==> flow/design.v <==
module ADD_step1
  (
   input  [31:0] floating_point1_in,
   input  [31:0] floating_point2_in,
   output 	 sign_shifted,
   output [25:0] frac_shifted,
   output 	 sign_not_shifted,
   output [25:0] frac_not_shifted,
   output [7:0]  exp_max
   );
   reg  [7:0] 	 unsigned_exp_diff;
   reg 		 cmp_out;  
   wire [31:0] 	 floating_point_shift;
   wire [31:0] 	 floating_point_not_shift;
   reg  [31:0] 	 shifted_floating_point;
   int_compare cmp_exponents (
			      .exp1(floating_point1_in[30:23]), 
			      .exp2(floating_point2_in[30:23]),
			      .u_diff(unsigned_exp_diff),
			      .cmp_out(cmp_out)
			      );
   assign floating_point_shift = cmp_out ? floating_point1_in : floating_point2_in;
   assign floating_point_not_shift = cmp_out ? floating_point2_in : floating_point1_in;
   assign exp_max = cmp_out ? floating_point2_in[30:23] : floating_point1_in[30:23];
   right_shift shift_frac_with_smaller_exp (
	       .fraction({1'b1, floating_point_shift[22:0], 2'b0}),
	       .shift_amount(unsigned_exp_diff),
	       .result(frac_shifted)
	       );
   assign frac_not_shifted = {1'b1, floating_point_not_shift[22:0], 2'b0};
   assign sign_not_shifted = floating_point_not_shift[31];
   assign sign_shifted     = floating_point_shift[31];
endmodule
module ADD_step2
  (
   input  [25:0] frac1,
   input         sign1,
   input  [25:0] frac2,
   input         sign2,
   input  [7:0]  exp_max_in, 
   output        sign_out,
   output [25:0] sum,
   output        carry_out,
   output reg [7:0]  exp_max_out
   );
   reg [26:0] 	 frac1_signed;
   reg [26:0] 	 frac2_signed;
   reg [26:0] 	 sum_signed;
   always_comb begin : exp_max_assignment
      if(sum_signed == 0) exp_max_out = 8'b00000000;
      else exp_max_out = exp_max_in;
   end
   u_to_s change_to_signed1(
			    .sign(sign1),
			    .frac_unsigned(frac1),
			    .frac_signed(frac1_signed)
			    );
   u_to_s change_to_signed2(
			    .sign(sign2),
			    .frac_unsigned(frac2),
			    .frac_signed(frac2_signed)
			    );
  adder_26b add_signed_fracs(
			     .frac1(frac1_signed),
			     .frac2(frac2_signed),
			     .sum(sum_signed),
			     .ovf(carry_out)
			     );
   s_to_u change_to_unsigned(
			     .frac_signed(sum_signed),
			     .sign(sign_out),
			     .frac_unsigned(sum)
			     );
endmodule
module ADD_step3
  (
   input 	 ovf_in,
   input 	 unf_in,
   input 	 dz,  
   input 	 inv,
   input [2:0] 	 frm,
   input [7:0] 	 exponent_max_in,
   input 	 sign_in,
   input [25:0]  frac_in,
   input 	 carry_out,
   output [31:0] floating_point_out,
   output [4:0]  flags
   );
   wire        inexact;
   wire        sign;
   wire [7:0]  exponent;
   wire [22:0] frac;
   assign {sign, exponent, frac} = floating_point_out;
   reg [7:0] exp_minus_shift_amount;
   reg [25:0] shifted_frac;
   reg [7:0]  shifted_amount;
   reg [7:0]  exp_out;
   reg        ovf;
   reg        unf;
   left_shift shift_left (
			  .fraction(frac_in),
			  .result(shifted_frac),
			  .shifted_amount(shifted_amount)
			  );
   subtract SUB (
		 .exp1(exponent_max_in),
		 .shifted_amount(shifted_amount),
		 .result(exp_minus_shift_amount)
		 );
   reg [24:0] round_this;
   always_comb begin
      ovf = 0;
      unf = 0;
      if(carry_out == 1) begin
	 round_this = frac_in[25:1];
	 exp_out    = exponent_max_in + 1;
	 if((exponent_max_in == 8'b11111110) && (~unf_in)) ovf = 1;
      end
      else begin
	 round_this = shifted_frac[24:0];
	 exp_out    = exp_minus_shift_amount;
	 if(({1'b0, exponent_max_in} < shifted_amount) && (~ovf_in)) unf = 1;
      end
   end
   reg [31:0] round_out;
   logic round_flag;
   rounder ROUND (
		  .frm(frm),
		  .sign(sign_in),
		  .exp_in(exp_out),
		  .fraction(round_this),
		  .round_out(round_out),
		  .rounded(round_flag)
		  );
   assign inexact                  = ovf_in | ovf | unf_in | unf | round_flag;
   assign flags                    = {inv, dz, (ovf | ovf_in), (unf | unf_in), inexact};
   assign floating_point_out[31]   = round_out[31];
   assign floating_point_out[30:0] = inv    ? 31'b1111111101111111111111111111111 :
				     ovf_in ? 31'b1111111100000000000000000000000 :
				     ovf    ? 31'b1111111100000000000000000000000 :
				     unf_in ? 31'b0000000000000000000000000000000 :
				     unf    ? 31'b0000000000000000000000000000000 :
				     round_out[30:0];
endmodule
module MUL_step1
  (
   input  [31:0] fp1_in,
   input  [31:0] fp2_in,
   output        sign1,
   output        sign2,
   output [7:0]  exp1,
   output [7:0]  exp2,
   output [25:0] product,
   output        carry_out
   );
   assign sign1 = fp1_in[31];
   assign sign2 = fp2_in[31];
   assign exp1  = fp1_in[30:23];
   assign exp2  = fp2_in[30:23];
   mul_26b MUL (
		.frac_in1({1'b1, fp1_in[22:0], 2'b00}),
		.frac_in2({1'b1, fp2_in[22:0], 2'b00}),
		.frac_out(product),
		.overflow(carry_out)
		);
endmodule  
module MUL_step2
  (
   input        sign1,
   input        sign2,
   input  [7:0] exp1,
   input  [7:0] exp2,
   output       sign_out,
   output [7:0] sum_exp,
   output reg   ovf,
   output reg   unf,
   input        carry
   );
   adder_8b add_EXPs(
		     .carry(carry),
		     .exp1(exp1),
		     .exp2(exp2),
		     .sum(sum_exp),
		     .ovf(ovf),
		     .unf(unf)
		     );
   assign sign_out = sign1 ^ sign2;
endmodule
module int_compare(
	input      [7:0] exp1,
	input      [7:0] exp2,
	output     [7:0] u_diff,
	output reg       cmp_out
);
wire [8:0] u_exp1 = {1'b0, exp1};
wire [8:0] u_exp2 = {1'b0, exp2}; 
reg  [8:0] diff;
assign u_diff = diff[7:0];
always_comb begin 
	diff = u_exp1 - u_exp2;
	case(diff[8]) 
		1'b0: cmp_out = 1'b0;
		1'b1: begin
		      cmp_out = 1'b1; 
		      diff = -diff;
		      end
	endcase
end 
endmodule
module right_shift(
	input      [25:0] fraction,
	input      [7:0]  shift_amount,
	output reg [25:0] result
);
	always_comb begin
		case(shift_amount)
			0 : result = fraction;
			1 : result =  {1'd0, fraction[25:1]}; 
			2 : result =  {2'd0, fraction[25:2]};
			3 : result =  {3'd0, fraction[25:3]};
			4 : result =  {4'd0, fraction[25:4]};
			5 : result =  {5'd0, fraction[25:5]};
			6 : result =  {6'd0, fraction[25:6]};
			7 : result =  {7'd0, fraction[25:7]};
			8 : result =  {8'd0, fraction[25:8]};
			9 : result =  {9'd0, fraction[25:9]};
			10: result = {10'd0, fraction[25:10]}; 
			11: result = {11'd0, fraction[25:11]};
			12: result = {12'd0, fraction[25:12]};
			13: result = {13'd0, fraction[25:13]};
			14: result = {14'd0, fraction[25:14]};
			15: result = {15'd0, fraction[25:15]};
			16: result = {16'd0, fraction[25:16]};
			17: result = {17'd0, fraction[25:17]};
			18: result = {18'd0, fraction[25:18]};
			19: result = {19'd0, fraction[25:19]};
			20: result = {20'd0, fraction[25:20]};
			21: result = {21'd0, fraction[25:21]};
			22: result = {22'd0, fraction[25:22]};
			23: result = {23'd0, fraction[25:23]};
			24: result = {24'd0, fraction[25:24]};
			25: result = {25'd0, fraction[25]};
		   default: result = 26'd0;
	        endcase
	end
endmodule
module u_to_s(
	input             sign,
	input      [25:0] frac_unsigned,
	output reg [26:0] frac_signed
);
always_comb begin
	frac_signed = {1'b0, frac_unsigned};
	if(sign == 1) begin
		frac_signed = -frac_signed;
	end
end
endmodule
module s_to_u(
	input      [26:0] frac_signed,
	output reg        sign,
	output     [25:0] frac_unsigned
);
reg [26:0] rfrac_signed;
assign frac_unsigned = rfrac_signed[25:0];
always_comb begin
        sign = 0;
	rfrac_signed = frac_signed;
	if(frac_signed[26] == 1) begin
		rfrac_signed = -frac_signed;
		sign         = 1;
	end
end
endmodule
module adder_26b(
	input      [26:0] frac1,
	input      [26:0] frac2, 
	output reg [26:0] sum, 
	output reg        ovf
);
always_comb begin 
   sum = frac1 + frac2;
   ovf = 0;
   if(frac1[26] == 1 && frac2[26]== 1 && sum[26] == 0) begin
      ovf = 1;
      sum[26] = 1;
   end
   if(frac1[26] == 0 && frac2[26]== 0 && sum[26] == 1) begin
      ovf = 1;
      sum[26] = 0;
   end
end
endmodule
module mul_26b
(
 input  [25:0] frac_in1,
 input  [25:0] frac_in2,
 output [25:0] frac_out,
 output        overflow
 );
   reg 	[51:0] frac_out_52b;
   assign overflow = frac_out_52b[51];
   assign frac_out = frac_out_52b[50:25];
   always_comb begin : MULTIPLY
      frac_out_52b = frac_in1 * frac_in2;
   end
endmodule   
module adder_8b(
	input carry,
	input [7:0]  exp1,
	input [7:0]  exp2, 
	output [7:0] sum, 
	output 	     ovf,
	output 	     unf
);
   reg [7:0] 	     r_exp1;
   reg [7:0] 	     r_exp2;
   reg [7:0] 	     r_sum;
   always_comb begin
      r_exp1 = exp1 - 8'b10000000;
      r_exp2 = exp2 - 8'b10000000;
      r_sum  = r_exp1 + r_exp2;
   end
   assign sum = (exp1 + exp2) - 8'b10000000;  
   assign ovf = r_sum[7] && ~r_exp1[7] && ~r_exp2[7];
   assign unf = ((carry != 1) || (sum != 8'b11111111)) && (~r_sum[7] && r_exp1[7] && r_exp2[7]);
endmodule
module subtract
(
 input  [7:0] exp1,
 input  [7:0] shifted_amount,
 output [7:0] result
);
   reg [8:0]  u_exp1;
   reg [8:0]  u_shifted_amount;
   reg [8:0]  u_result;
always_comb   begin
   u_exp1           = {1'b0, exp1};
   u_shifted_amount = {1'b0,shifted_amount};
   u_result         = u_exp1 - u_shifted_amount;
end
   assign result = u_result[7:0];
endmodule  
module rounder(
	       input      [2:0]  frm,
	       input 		 sign,
	       input      [7:0]  exp_in,
	       input      [24:0] fraction,
	       output reg [31:0] round_out,
	       output            rounded
	       );
   reg        round_amount;
   localparam RNE = 3'b000;
   localparam RZE = 3'b001;
   localparam RDN = 3'b010;
   localparam RUP = 3'b011;
   localparam RMM = 3'b100;
   always_comb begin
      round_amount = 0;
      if(fraction[24:2] != '1) begin
	 if(frm == RNE) begin
	    if(fraction[1:0] == 2'b11)
	      round_amount = 1;
	 end
	 else if(frm == RZE) begin
	    round_amount = 0;
	 end
	 else if(frm == RDN) begin
	 if(sign == 1 && ((fraction[0] == 1) || (fraction[1] == 1)))
	    round_amount = 1;
	 end
	 else if(frm == RUP) begin
	    if(sign == 0 && ((fraction[0] == 1) || (fraction[1] == 1)))
	      round_amount = 1;
	 end
	 else if(frm == RMM) begin
	    if(fraction[1] == 1)
	      round_amount = 1;
	 end
      end  
   end  
   assign rounded   = round_amount;
   assign round_out = {sign, exp_in, fraction[24:2] + round_amount};
endmodule
module left_shift(
	input      [25:0] fraction,
	output reg [25:0] result,
	output reg [7:0] shifted_amount
);
	always_comb begin
	        result = fraction; 
	        shifted_amount = 0;
		casez(fraction) 
			26'b01????????????????????????: begin result = {fraction[24:0], 1'd0}; shifted_amount = 1;  end
			26'b001???????????????????????: begin result = {fraction[23:0], 2'd0}; shifted_amount = 2;  end
			26'b0001??????????????????????: begin result = {fraction[22:0], 3'd0}; shifted_amount = 3;  end 
			26'b00001?????????????????????: begin result = {fraction[21:0], 4'd0}; shifted_amount = 4;  end
			26'b000001????????????????????: begin result = {fraction[20:0], 5'd0}; shifted_amount = 5;  end
			26'b0000001???????????????????: begin result = {fraction[19:0], 6'd0}; shifted_amount = 6;  end
			26'b00000001??????????????????: begin result = {fraction[18:0], 7'd0}; shifted_amount = 7;  end 
			26'b000000001?????????????????: begin result = {fraction[17:0], 8'd0}; shifted_amount = 8;  end
			26'b0000000001????????????????: begin result = {fraction[16:0], 9'd0}; shifted_amount = 9;  end
			26'b00000000001???????????????: begin result = {fraction[15:0],10'd0}; shifted_amount = 10; end
			26'b000000000001??????????????: begin result = {fraction[14:0],11'd0}; shifted_amount = 11; end
			26'b0000000000001?????????????: begin result = {fraction[13:0],12'd0}; shifted_amount = 12; end
			26'b00000000000001????????????: begin result = {fraction[12:0],13'd0}; shifted_amount = 13; end
			26'b000000000000001???????????: begin result = {fraction[11:0],14'd0}; shifted_amount = 14; end
			26'b0000000000000001??????????: begin result = {fraction[10:0],15'd0}; shifted_amount = 15; end
			26'b00000000000000001?????????: begin result = {fraction[9:0], 16'd0}; shifted_amount = 16; end
			26'b000000000000000001????????: begin result = {fraction[8:0], 17'd0}; shifted_amount = 17; end
			26'b0000000000000000001???????: begin result = {fraction[7:0], 18'd0}; shifted_amount = 18; end
			26'b00000000000000000001??????: begin result = {fraction[6:0], 19'd0}; shifted_amount = 19; end
			26'b000000000000000000001?????: begin result = {fraction[5:0], 20'd0}; shifted_amount = 20; end
			26'b0000000000000000000001????: begin result = {fraction[4:0], 21'd0}; shifted_amount = 21; end
			26'b00000000000000000000001???: begin result = {fraction[3:0], 22'd0}; shifted_amount = 22; end
			26'b000000000000000000000001??: begin result = {fraction[2:0], 23'd0}; shifted_amount = 23; end
			26'b0000000000000000000000001?: begin result = {fraction[1:0], 24'd0}; shifted_amount = 24; end
			26'b00000000000000000000000001: begin result = {fraction[0],   25'd0}; shifted_amount = 25; end
		endcase
	end
endmodule
module FPU_top_level
(
 input 	       clk,
 input 	       nrst,
 input  [31:0] floating_point1,
 input  [31:0] floating_point2,
 input  [2:0]  frm,
 input  [6:0]  funct7,
 output [31:0] floating_point_out,
 output [4:0]  flags
 );
   reg [2:0]   frm2;
   reg [2:0]   frm3;
   reg [6:0]   funct7_2;
   reg [6:0]   funct7_3;
   localparam ADD = 7'b0100000;
   localparam MUL = 7'b0000010;
   reg 	       sign_shifted;
   reg [25:0]  frac_shifted;
   reg 	       sign_not_shifted;
   reg [25:0]  frac_not_shifted;
   reg [7:0]   exp_max;
   reg         mul_sign1;
   reg         mul_sign2;
   reg [7:0]   mul_exp1;
   reg [7:0]   mul_exp2;
   reg [25:0]  product;
   reg         mul_carry_out;
   reg [61:0]  step1_to_step2;
   reg [61:0]  nxt_step1_to_step2;
   reg        add_sign_out;
   reg [25:0] add_sum;
   reg 	      add_carry_out;
   reg [7:0]  add_exp_max;
   reg        mul_sign_out;
   reg [7:0]  sum_exp;
   reg        mul_ovf;
   reg        mul_unf;
   reg        inv;
   reg        inv2;
   reg        inv3;
   reg [37:0] step2_to_step3;
   reg [37:0] nxt_step2_to_step3;
        ADD_step1 addStep1(
			   .floating_point1_in(floating_point1),
			   .floating_point2_in(floating_point2),
			   .sign_shifted(sign_shifted),
			   .frac_shifted(frac_shifted),
			   .sign_not_shifted(sign_not_shifted),
			   .frac_not_shifted(frac_not_shifted),
			   .exp_max(exp_max)
			   );
        MUL_step1 mulStep1(
			   .fp1_in(floating_point1),
			   .fp2_in(floating_point2),
			   .sign1(mul_sign1),
			   .sign2(mul_sign2),
			   .exp1(mul_exp1),
			   .exp2(mul_exp2),
			   .product(product),
			   .carry_out(mul_carry_out)
			   );
   always_comb begin : check_for_invalid_op
      inv = 0;
      if(funct7 == ADD) begin
	 if((floating_point1[30:0] == 31'h7F800000) && 
	    (floating_point2[30:0] == 31'h7F800000) && 
	    (floating_point1[31] ^ floating_point2[31])) begin
	        inv = 1;
	 end
      end
      if(funct7 == MUL) begin
	 if(((floating_point1[30:0] == 31'h00000000)  &&
	     (floating_point2[30:0] == 31'h7F800000)) ||
	    ((floating_point1[30:0] == 31'h7F800000)  &&
	     (floating_point2[30:0] == 31'h00000000))) begin
	        inv = 1;
	 end
      end
   end  
   always_comb begin : select_op_step1to2
      nxt_step1_to_step2 = '0;
      case(funct7)
	ADD: begin
	   nxt_step1_to_step2[61]    = sign_shifted;
	   nxt_step1_to_step2[60:35] = frac_shifted;
	   nxt_step1_to_step2[34]    = sign_not_shifted;
	   nxt_step1_to_step2[33:8]  = frac_not_shifted;
	   nxt_step1_to_step2[7:0]   = exp_max;
	end
	MUL: begin
	   nxt_step1_to_step2[61]    = mul_sign1;
	   nxt_step1_to_step2[60]    = mul_sign2;
           nxt_step1_to_step2[59:52] = mul_exp1;
	   nxt_step1_to_step2[51:44] = mul_exp2;
	   nxt_step1_to_step2[43:18] = product;
	   nxt_step1_to_step2[17]    = mul_carry_out;
	end
      endcase  
   end  
   always_ff @ (posedge clk, negedge nrst) begin : STEP1_to_STEP2
      if(nrst == 0) begin
         frm2           <= 0;
	 step1_to_step2 <= 0;
         funct7_2       <= 0;
	 inv2           <= 0;
      end
      else begin
         frm2           <= frm;
	 step1_to_step2 <= nxt_step1_to_step2;
	 funct7_2       <= funct7;
	 inv2           <= inv;
      end
   end 
	 ADD_step2 add_step2 (
			      .frac1(step1_to_step2[60:35]),     
			      .sign1(step1_to_step2[61]),        
			      .frac2(step1_to_step2[33:8]),      
			      .sign2(step1_to_step2[34]),        
			      .exp_max_in(step1_to_step2[7:0]),  
			      .sign_out(add_sign_out),
			      .sum(add_sum),
			      .carry_out(add_carry_out),
			      .exp_max_out(add_exp_max)
			      );
         MUL_step2 mul_step2 (
			      .sign1(step1_to_step2[61]),    
			      .sign2(step1_to_step2[60]),    
			      .exp1(step1_to_step2[59:52]),  
			      .exp2(step1_to_step2[51:44]),  
			      .sign_out(mul_sign_out),
			      .sum_exp(sum_exp),
			      .ovf(mul_ovf),
			      .unf(mul_unf),
			      .carry(step1_to_step2[17])
			      );
   always_comb begin : select_op_step2to3
      nxt_step2_to_step3 = '0;
      case(funct7_2)
	ADD: begin
	   nxt_step2_to_step3[37:36]= 2'b00;
	   nxt_step2_to_step3[35]   = add_sign_out;
	   nxt_step2_to_step3[34:9] = add_sum;
	   nxt_step2_to_step3[8]    = add_carry_out;
	   nxt_step2_to_step3[7:0]  = add_exp_max;
	end
	MUL: begin
	   nxt_step2_to_step3[37]   = mul_ovf;
       	   nxt_step2_to_step3[36]   = mul_unf;	      
	   nxt_step2_to_step3[35]   = mul_sign_out;
	   nxt_step2_to_step3[34:9] = step1_to_step2[43:18];  
	   nxt_step2_to_step3[8]    = step1_to_step2[17];     
	   nxt_step2_to_step3[7:0]  = sum_exp;
	end
      endcase  
   end  
   always_ff @ (posedge clk, negedge nrst) begin : STEP2_to_STEP3
      if(nrst == 0) begin
	 funct7_3       <= 0;
         step2_to_step3 <= 0;
	 frm3           <= 0;
	 inv3           <= 0;
      end
      else begin
	 funct7_3       <= funct7_2;
	 step2_to_step3 <= nxt_step2_to_step3;
	 frm3           <= frm2;
	 inv3           <= inv2;
      end 
   end  
   reg o;
   always_comb begin
      if((step2_to_step3[7:0] == 8'b11111111) && (step2_to_step3[36] == 1'b0) && (step2_to_step3[8] == 0)) o = 1;
      else o = step2_to_step3[37]; 
   end
   ADD_step3 step3 (
		    .ovf_in(o),
		    .unf_in(step2_to_step3[36]),
		    .dz(1'b0),
		    .inv(inv3),
		    .frm(frm3),
		    .exponent_max_in(step2_to_step3[7:0]),
		    .sign_in(step2_to_step3[35]),
		    .frac_in(step2_to_step3[34:9]),
		    .carry_out(step2_to_step3[8]),
		    .floating_point_out(floating_point_out),
		    .flags(flags)
		    );
 endmodule
== From RTL to reports: FPU_top_level ==
What the tools print for FPU_top_level, step after step.
Line numbers count from 1 in the design file above.
Operators: Yosys type, input widths -> output width; for muxes data width and select width s.
Library cell names are shortened.
A cell with -- has no value.

* Design top: FPU_top_level
* Clock port: clk
* Library: sky130hd
* Corner: tt_025C_1v80

== After elaboration ==
Yosys after proc, flatten, opt, wreduce and memory -nomap, before mapping. Enables and synchronous resets that opt folds into registers are not counted as muxes. Memory bits, and registers merged into a memory's read port (data or address), are not among the register bits. Print and check cells are not counted. Equal cells are merged and count once.

* Add/subtract/negate cells: 14
* Multiply operators: 1
* Div/mod/pow operators: 0
* Order comparisons: 1
* Equality and inequality tests: 65
* Shift-type cells: 0
* Multiplexer cells: 59
* Bitwise operators: 19
* Reduce/logical cells: 27

{| class="wikitable"
|+ Operator list
! cell !! number
|-
| $mul 24x24->48 || 1
|-
| $pmux 26 s26 || 1
|-
| $pmux 25 s25 || 1
|-
| $mux 31 || 5
|-
| $pmux 5 s25 || 1
|-
| $eq 8x5->1 const B || 10
|-
| $eq 8x4->1 const B || 8
|-
| $mux 32 || 2
|-
| $pmux 8 s2 || 4
|-
| $eq 31x31->1 const B || 2
|-
| $logic_not 31->1 || 2
|-
| $neg 26->27 || 2
|-
| $mux 27 || 2
|-
| $pmux 26 s2 || 1
|-
| $eq 8x3->1 const B || 4
|-
| $pmux 16 s2 || 1
|-
| $mux 8 || 4
|-
| $add 27x27->27 || 1
|-
| $logic_not 27->1 || 1
|-
| $eq 26x1->1 const B || 1
|-
| $neg 26->26 || 1
|-
| $mux 26 || 1
|-
| $mux 1 || 26
|-
| $eq 25x1->1 const B || 1
|-
| $mux 25 || 1
|-
| $eq 24x1->1 const B || 1
|-
| $sub 8x8->8 const B || 3
|-
| $add 23x1->23 || 1
|}

Other operator kinds: 47; their cells: 97.

* Register bits: 115
* Bits in latches: 0
* RAM bits: 0
* Memory bits (read-only): 0
* Word width x clocked read ports: 0
* Memory cells: 0
* Input port bits: 76
* Output and inout port bits: 37
* Cells after elaboration: 193

== Depth ==
Yosys ltp: most cells in a row. Word level: on the elaborated netlist, between registers, memories and ports. Mapped: between sequential cells and ports; inverters and the memories' decode and read muxes count.

* Depth in word-level cells: 17
* ABC_AREA: 0
* Mapped depth: 29
* Gate-level depth less buffers: 27

== After synthesis ==
Source: synth_stat.txt of the flow (Yosys; design flattened, memories mapped). It holds for the ABC_AREA given above (unset counts as 0); a run with the other value may have another netlist.
Totals and module areas in this step are rounded.

* Cell count: 4,220
* Cell area after synthesis: 33,700 um2
* Area of sequential cells: 2,830 um2
* Flip-flop cells: 113
* Buffers: 313

{| class="wikitable"
|+ Cells by type
! cell !! number !! total area (um2)
|-
| fa_1 || 489 || 9.79E+03
|-
| ha_1 || 228 || 2.85E+03
|-
| dfrtp_1 || 113 || 2.83E+03
|-
| inv_1 || 637 || 2.39E+03
|-
| nand2_1 || 518 || 1.94E+03
|-
| and2_1 || 256 || 1.6E+03
|-
| clkbuf_1 || 286 || 1,073.53
|-
| xnor2_1 || 108 || 945.907
|-
| o21ai_0 || 171 || 855.821
|-
| o22ai_1 || 128 || 800.768
|-
| a21oi_1 || 156 || 780.749
|-
| nor2_1 || 170 || 638.112
|-
| xor2_1 || 52 || 455.437
|-
| mux2i_1 || 40 || 400.384
|-
| nor3_1 || 70 || 350.336
|-
| nand3_1 || 65 || 325.312
|-
| nor4_1 || 52 || 325.312
|-
| a21o_1 || 30 || 225.216
|}

Other cell types: 78; their cells: 651.
By module: a second synthesis without flattening, with its own total; a netlist apart from the flattened one above.

* Cell total of the unflattened synthesis: 4,545
* Area (unflattened synthesis): 39,200 um2

Each row is one instance without its submodules.

{| class="wikitable"
|+ By module
! module !! instances !! cells !! area (um2) !! seq. area (um2)
|-
| mul_26b || 1 || 2,323 || 21,200 || 0.0
|-
| FPU_top_level || 1 || 279 || 4,110 || 2,880
|-
| left_shift || 1 || 539 || 3,220 || 0.0
|-
| right_shift || 1 || 460 || 3,080 || 0.0
|-
| adder_26b || 1 || 203 || 1,450 || 0.0
|-
| u_to_s || 2 || 86 || 678 || 0.0
|-
| ADD_step3 || 1 || 131 || 1,060 || 0.0
|-
| ADD_step1 || 1 || 67 || 872 || 0.0
|-
| s_to_u || 1 || 76 || 602 || 0.0
|-
| rounder || 1 || 80 || 577 || 0.0
|-
| adder_8b || 1 || 59 || 517 || 0.0
|-
| int_compare || 1 || 68 || 485 || 0.0
|-
| subtract || 1 || 48 || 328 || 0.0
|-
| ADD_step2 || 1 || 19 || 173 || 0.0
|}

Modules not listed: 2.

== Timing after synthesis ==
Path of least setup slack by OpenSTA after synthesis, without wires, with an ideal clock, recovery checks aside; 20% of the period is set as input and as output delay. Where synthesis merged equal registers, the netlist keeps one of their names.

* Path type: in2reg
* From: in floating_point2[4]
* To: reg step1_to_step2[17]
* Period: 10.0 ns
* Input delay: 2.000 ns
* Setup time: 0.138 ns
* Launch time at the first pin: 2.000 ns
* Arrival: 8.737 ns
* Required time: 9.862 ns
* Setup slack: 1.125 ns
* Path delay: 6.875 ns
* Stages: 29
* Path buffers: 2
* Synthesis period reached: 8.875 ns

"path delay" = arrival - input delay + setup time.
"stages": output pins that drive a net of the path, with the launching flip-flop's if there is one; two outputs of one cell count as two.
"synthesis period reached" is the clock period less the worst setup slack; recovery checks do not enter. This is arithmetic on one report: input and output delays are still those of the set period (20% each).
Between the ends stands the longest chain of elaborated cells between them, by number of cells; it is not shown to be the way that was timed. Of several equally long chains one is given.
Each line given opens the expression or statement behind the cell; cells for indexed reads and writes are added by Yosys, which also makes memories of some case tables.

* Cells stage by stage: clkbuf_1 > clkbuf_1 > nand2_1 > fa_1 > inv_1 > fa_1 > inv_1 > fa_1 > inv_1 > fa_1 > inv_1 > fa_1 > inv_1 > fa_1 > inv_1 > fa_1 > inv_1 > ha_1 > a211oi_1 > o211ai_1 > nand2_1 > o21ai_0 > o21ai_0 > o211ai_1 > a2111oi_0 > o31ai_1 > a21oi_1 > xnor2_1 > o22ai_1
* Cells in the longest elaborated chain: 2
* Elaborated cells between the ends (all ways): 2
* Source lines of those cells: 2
* Those cells by class: mul (1); mux (1)

{| class="wikitable"
|+ Ends and longest elaborated chain, after synthesis
! what !! line !! source
|-
| start, declared || 427 || <nowiki>input  [31:0] floating_point2,</nowiki>
|-
| $mul 24x24->48 || 305 || <nowiki>frac_out_52b = frac_in1 * frac_in2;</nowiki>
|-
| $pmux 1 s2 || 504 || <nowiki>case(funct7)</nowiki>
|-
| end, assigned || 525 || <nowiki>step1_to_step2 <= 0;</nowiki>
|-
| end, assigned || 531 || <nowiki>step1_to_step2 <= nxt_step1_to_step2;</nowiki>
|-
| end, declared || 450 || <nowiki>reg [61:0]  step1_to_step2;</nowiki>
|}

== Timing after layout ==
Path of least setup slack in the final report of flow run A (OpenROAD, finished layout, wires in). Where an end is a register, its clock arrival counts in the times.

* Path type: in2reg
* From: in floating_point2[0]
* To: reg step1_to_step2[17]
* Period: 15.6 ns
* Input delay: 3.12 ns
* Setup time: 0.13 ns
* Launch time at the first pin: 3.12 ns
* Arrival: 11.81 ns
* Required time: 15.90 ns
* Setup slack: 4.10 ns
* Stages: 26
* Path buffers: 1

Between the ends stands the longest chain of elaborated cells between them, by number of cells; it is not shown to be the way that was timed. Of several equally long chains one is given.

* Cells stage by stage: clkdlybuf4s50_1 > clkinv_1 > fa_1 > inv_1 > fa_1 > inv_1 > fa_1 > fa_1 > inv_1 > fa_1 > fa_1 > inv_1 > fa_1 > inv_1 > ha_1 > a21oi_1 > o211ai_1 > o21ai_0 > o21ai_0 > o21ai_0 > o211ai_1 > a2111oi_0 > o31ai_1 > a21oi_1 > xnor2_1 > o22ai_1
* Cells in the longest elaborated chain: 2
* Elaborated cells between the ends (all ways): 2
* Source lines of those cells: 2
* Those cells by class: mul (1); mux (1)

{| class="wikitable"
|+ Ends and longest elaborated chain, after layout
! what !! line !! source
|-
| start, declared || 427 || <nowiki>input  [31:0] floating_point2,</nowiki>
|-
| $mul 24x24->48 || 305 || <nowiki>frac_out_52b = frac_in1 * frac_in2;</nowiki>
|-
| $pmux 1 s2 || 504 || <nowiki>case(funct7)</nowiki>
|-
| end, assigned || 525 || <nowiki>step1_to_step2 <= 0;</nowiki>
|-
| end, assigned || 531 || <nowiki>step1_to_step2 <= nxt_step1_to_step2;</nowiki>
|-
| end, declared || 450 || <nowiki>reg [61:0]  step1_to_step2;</nowiki>
|}

Appendix: measured runs

3 stored runs of FPU_top_level in the flow (synthesis by Yosys, layout by OpenROAD, sky130hd cells), in arbitrary order. Constraints: input delay and output delay 20% of the set period each, output load 0.01 pF.
"achieved clock period" means the clock period less the worst setup slack. The figure is calculated, with input and output delays left at 20% of the set period.
By "worst setup path time" is meant the share of the clock period that the worst setup path is allowed (20% is reserved at inputs, 20% at outputs), minus its slack. Clock arrival times at its registers enter into it.
"power" rests on the timing tool's default activity at the inputs, not on a simulated workload.
Values from the reports are rounded here.

Flow run A
==> flow/run.sh <==
#!/bin/bash
# the make line also repeats the synthesis and layout settings of config.mk as NAME=value (left out here)
make -C /OpenROAD-flow-scripts/flow DESIGN_CONFIG=/design/flow/config.mk WORK_HOME=/design/flow/orfs CLKGATE_MAP_FILE= finish
==> flow/config.mk <==
export PLATFORM = sky130hd
export DESIGN_NAME = FPU_top_level
export DESIGN_NICKNAME = FPU_top_level
export VERILOG_FILES = /design/flow/design.v
export SDC_FILE = /design/flow/constraint.sdc
export NUM_CORES = 4
export LEC_CHECK = 0
export CAP_MARGIN = 20
export CORE_MARGIN = 2
export CORE_UTILIZATION = 40
export SLEW_MARGIN = 20
==> flow/constraint.sdc <==
create_clock -name core_clock -period 15.6 [get_ports {clk}]
set_input_delay 3.1200 -clock core_clock [delete_from_list [all_inputs] [get_ports {clk}]]
set_output_delay 3.1200 -clock core_clock [all_outputs]
set_load 0.01 [all_outputs]

==> results of flow run A <==
chip area after synthesis (Yosys): 33,700 um2
die area: 86,500 um2
standard-cell area of the final layout: 36,400 um2
worst setup slack after layout: 4.10 ns
worst hold slack: 0.338 ns
power: 0.00813 W
achieved clock period: 11.503 ns
worst setup path time: 8.38 ns
worst setup path kind: in2reg

Flow run B
==> flow/run.sh <==
#!/bin/bash
# the make line also repeats the synthesis and layout settings of config.mk as NAME=value (left out here)
make -C /OpenROAD-flow-scripts/flow DESIGN_CONFIG=/design/flow/config.mk WORK_HOME=/design/flow/orfs CLKGATE_MAP_FILE= finish
==> flow/config.mk <==
export PLATFORM = sky130hd
export DESIGN_NAME = FPU_top_level
export DESIGN_NICKNAME = FPU_top_level
export VERILOG_FILES = /design/flow/design.v
export SDC_FILE = /design/flow/constraint.sdc
export NUM_CORES = 4
export LEC_CHECK = 0
export ABC_AREA = 1
export CAP_MARGIN = 20
export CELL_PAD_IN_SITES_GLOBAL_PLACEMENT = 1
export CORE_MARGIN = 2
export CORE_UTILIZATION = 71
export CTS_CLUSTER_DIAMETER = 185
export CTS_CLUSTER_SIZE = 12
export GPL_TIMING_DRIVEN = 1
export HOLD_SLACK_MARGIN = 0.15
export MAX_ROUTING_LAYER = met4
export PLACE_DENSITY_LB_ADDON = 0.2
export SLEW_MARGIN = 30
export TNS_END_PERCENT = 60
==> flow/constraint.sdc <==
create_clock -name core_clock -period 8.52 [get_ports {clk}]
set_input_delay 1.7040 -clock core_clock [delete_from_list [all_inputs] [get_ports {clk}]]
set_output_delay 1.7040 -clock core_clock [all_outputs]
set_load 0.01 [all_outputs]

==> results of flow run B <==
did not finish, placement stopped with FLW-0024

Flow run C
==> flow/run.sh <==
#!/bin/bash
# the make line also repeats the synthesis and layout settings of config.mk as NAME=value (left out here)
make -C /OpenROAD-flow-scripts/flow DESIGN_CONFIG=/design/flow/config.mk WORK_HOME=/design/flow/orfs CLKGATE_MAP_FILE= finish
==> flow/config.mk <==
export PLATFORM = sky130hd
export DESIGN_NAME = FPU_top_level
export DESIGN_NICKNAME = FPU_top_level
export VERILOG_FILES = /design/flow/design.v
export SDC_FILE = /design/flow/constraint.sdc
export NUM_CORES = 4
export LEC_CHECK = 0
export ABC_AREA = 1
export CAP_MARGIN = 20
export CELL_PAD_IN_SITES_GLOBAL_PLACEMENT = 2
export CORE_MARGIN = 2
export CORE_UTILIZATION = 71
export CTS_CLUSTER_DIAMETER = 197
export CTS_CLUSTER_SIZE = 12
export GPL_TIMING_DRIVEN = 1
export HOLD_SLACK_MARGIN = 0.15
export MAX_ROUTING_LAYER = met4
export PLACE_DENSITY_LB_ADDON = 0.2
export SETUP_SLACK_MARGIN = 1.84
export SLEW_MARGIN = 30
export TNS_END_PERCENT = 60
==> flow/constraint.sdc <==
create_clock -name core_clock -period 8.52 [get_ports {clk}]
set_input_delay 1.7040 -clock core_clock [delete_from_list [all_inputs] [get_ports {clk}]]
set_output_delay 1.7040 -clock core_clock [all_outputs]
set_load 0.01 [all_outputs]

==> results of flow run C <==
did not finish, placement stopped with FLW-0024
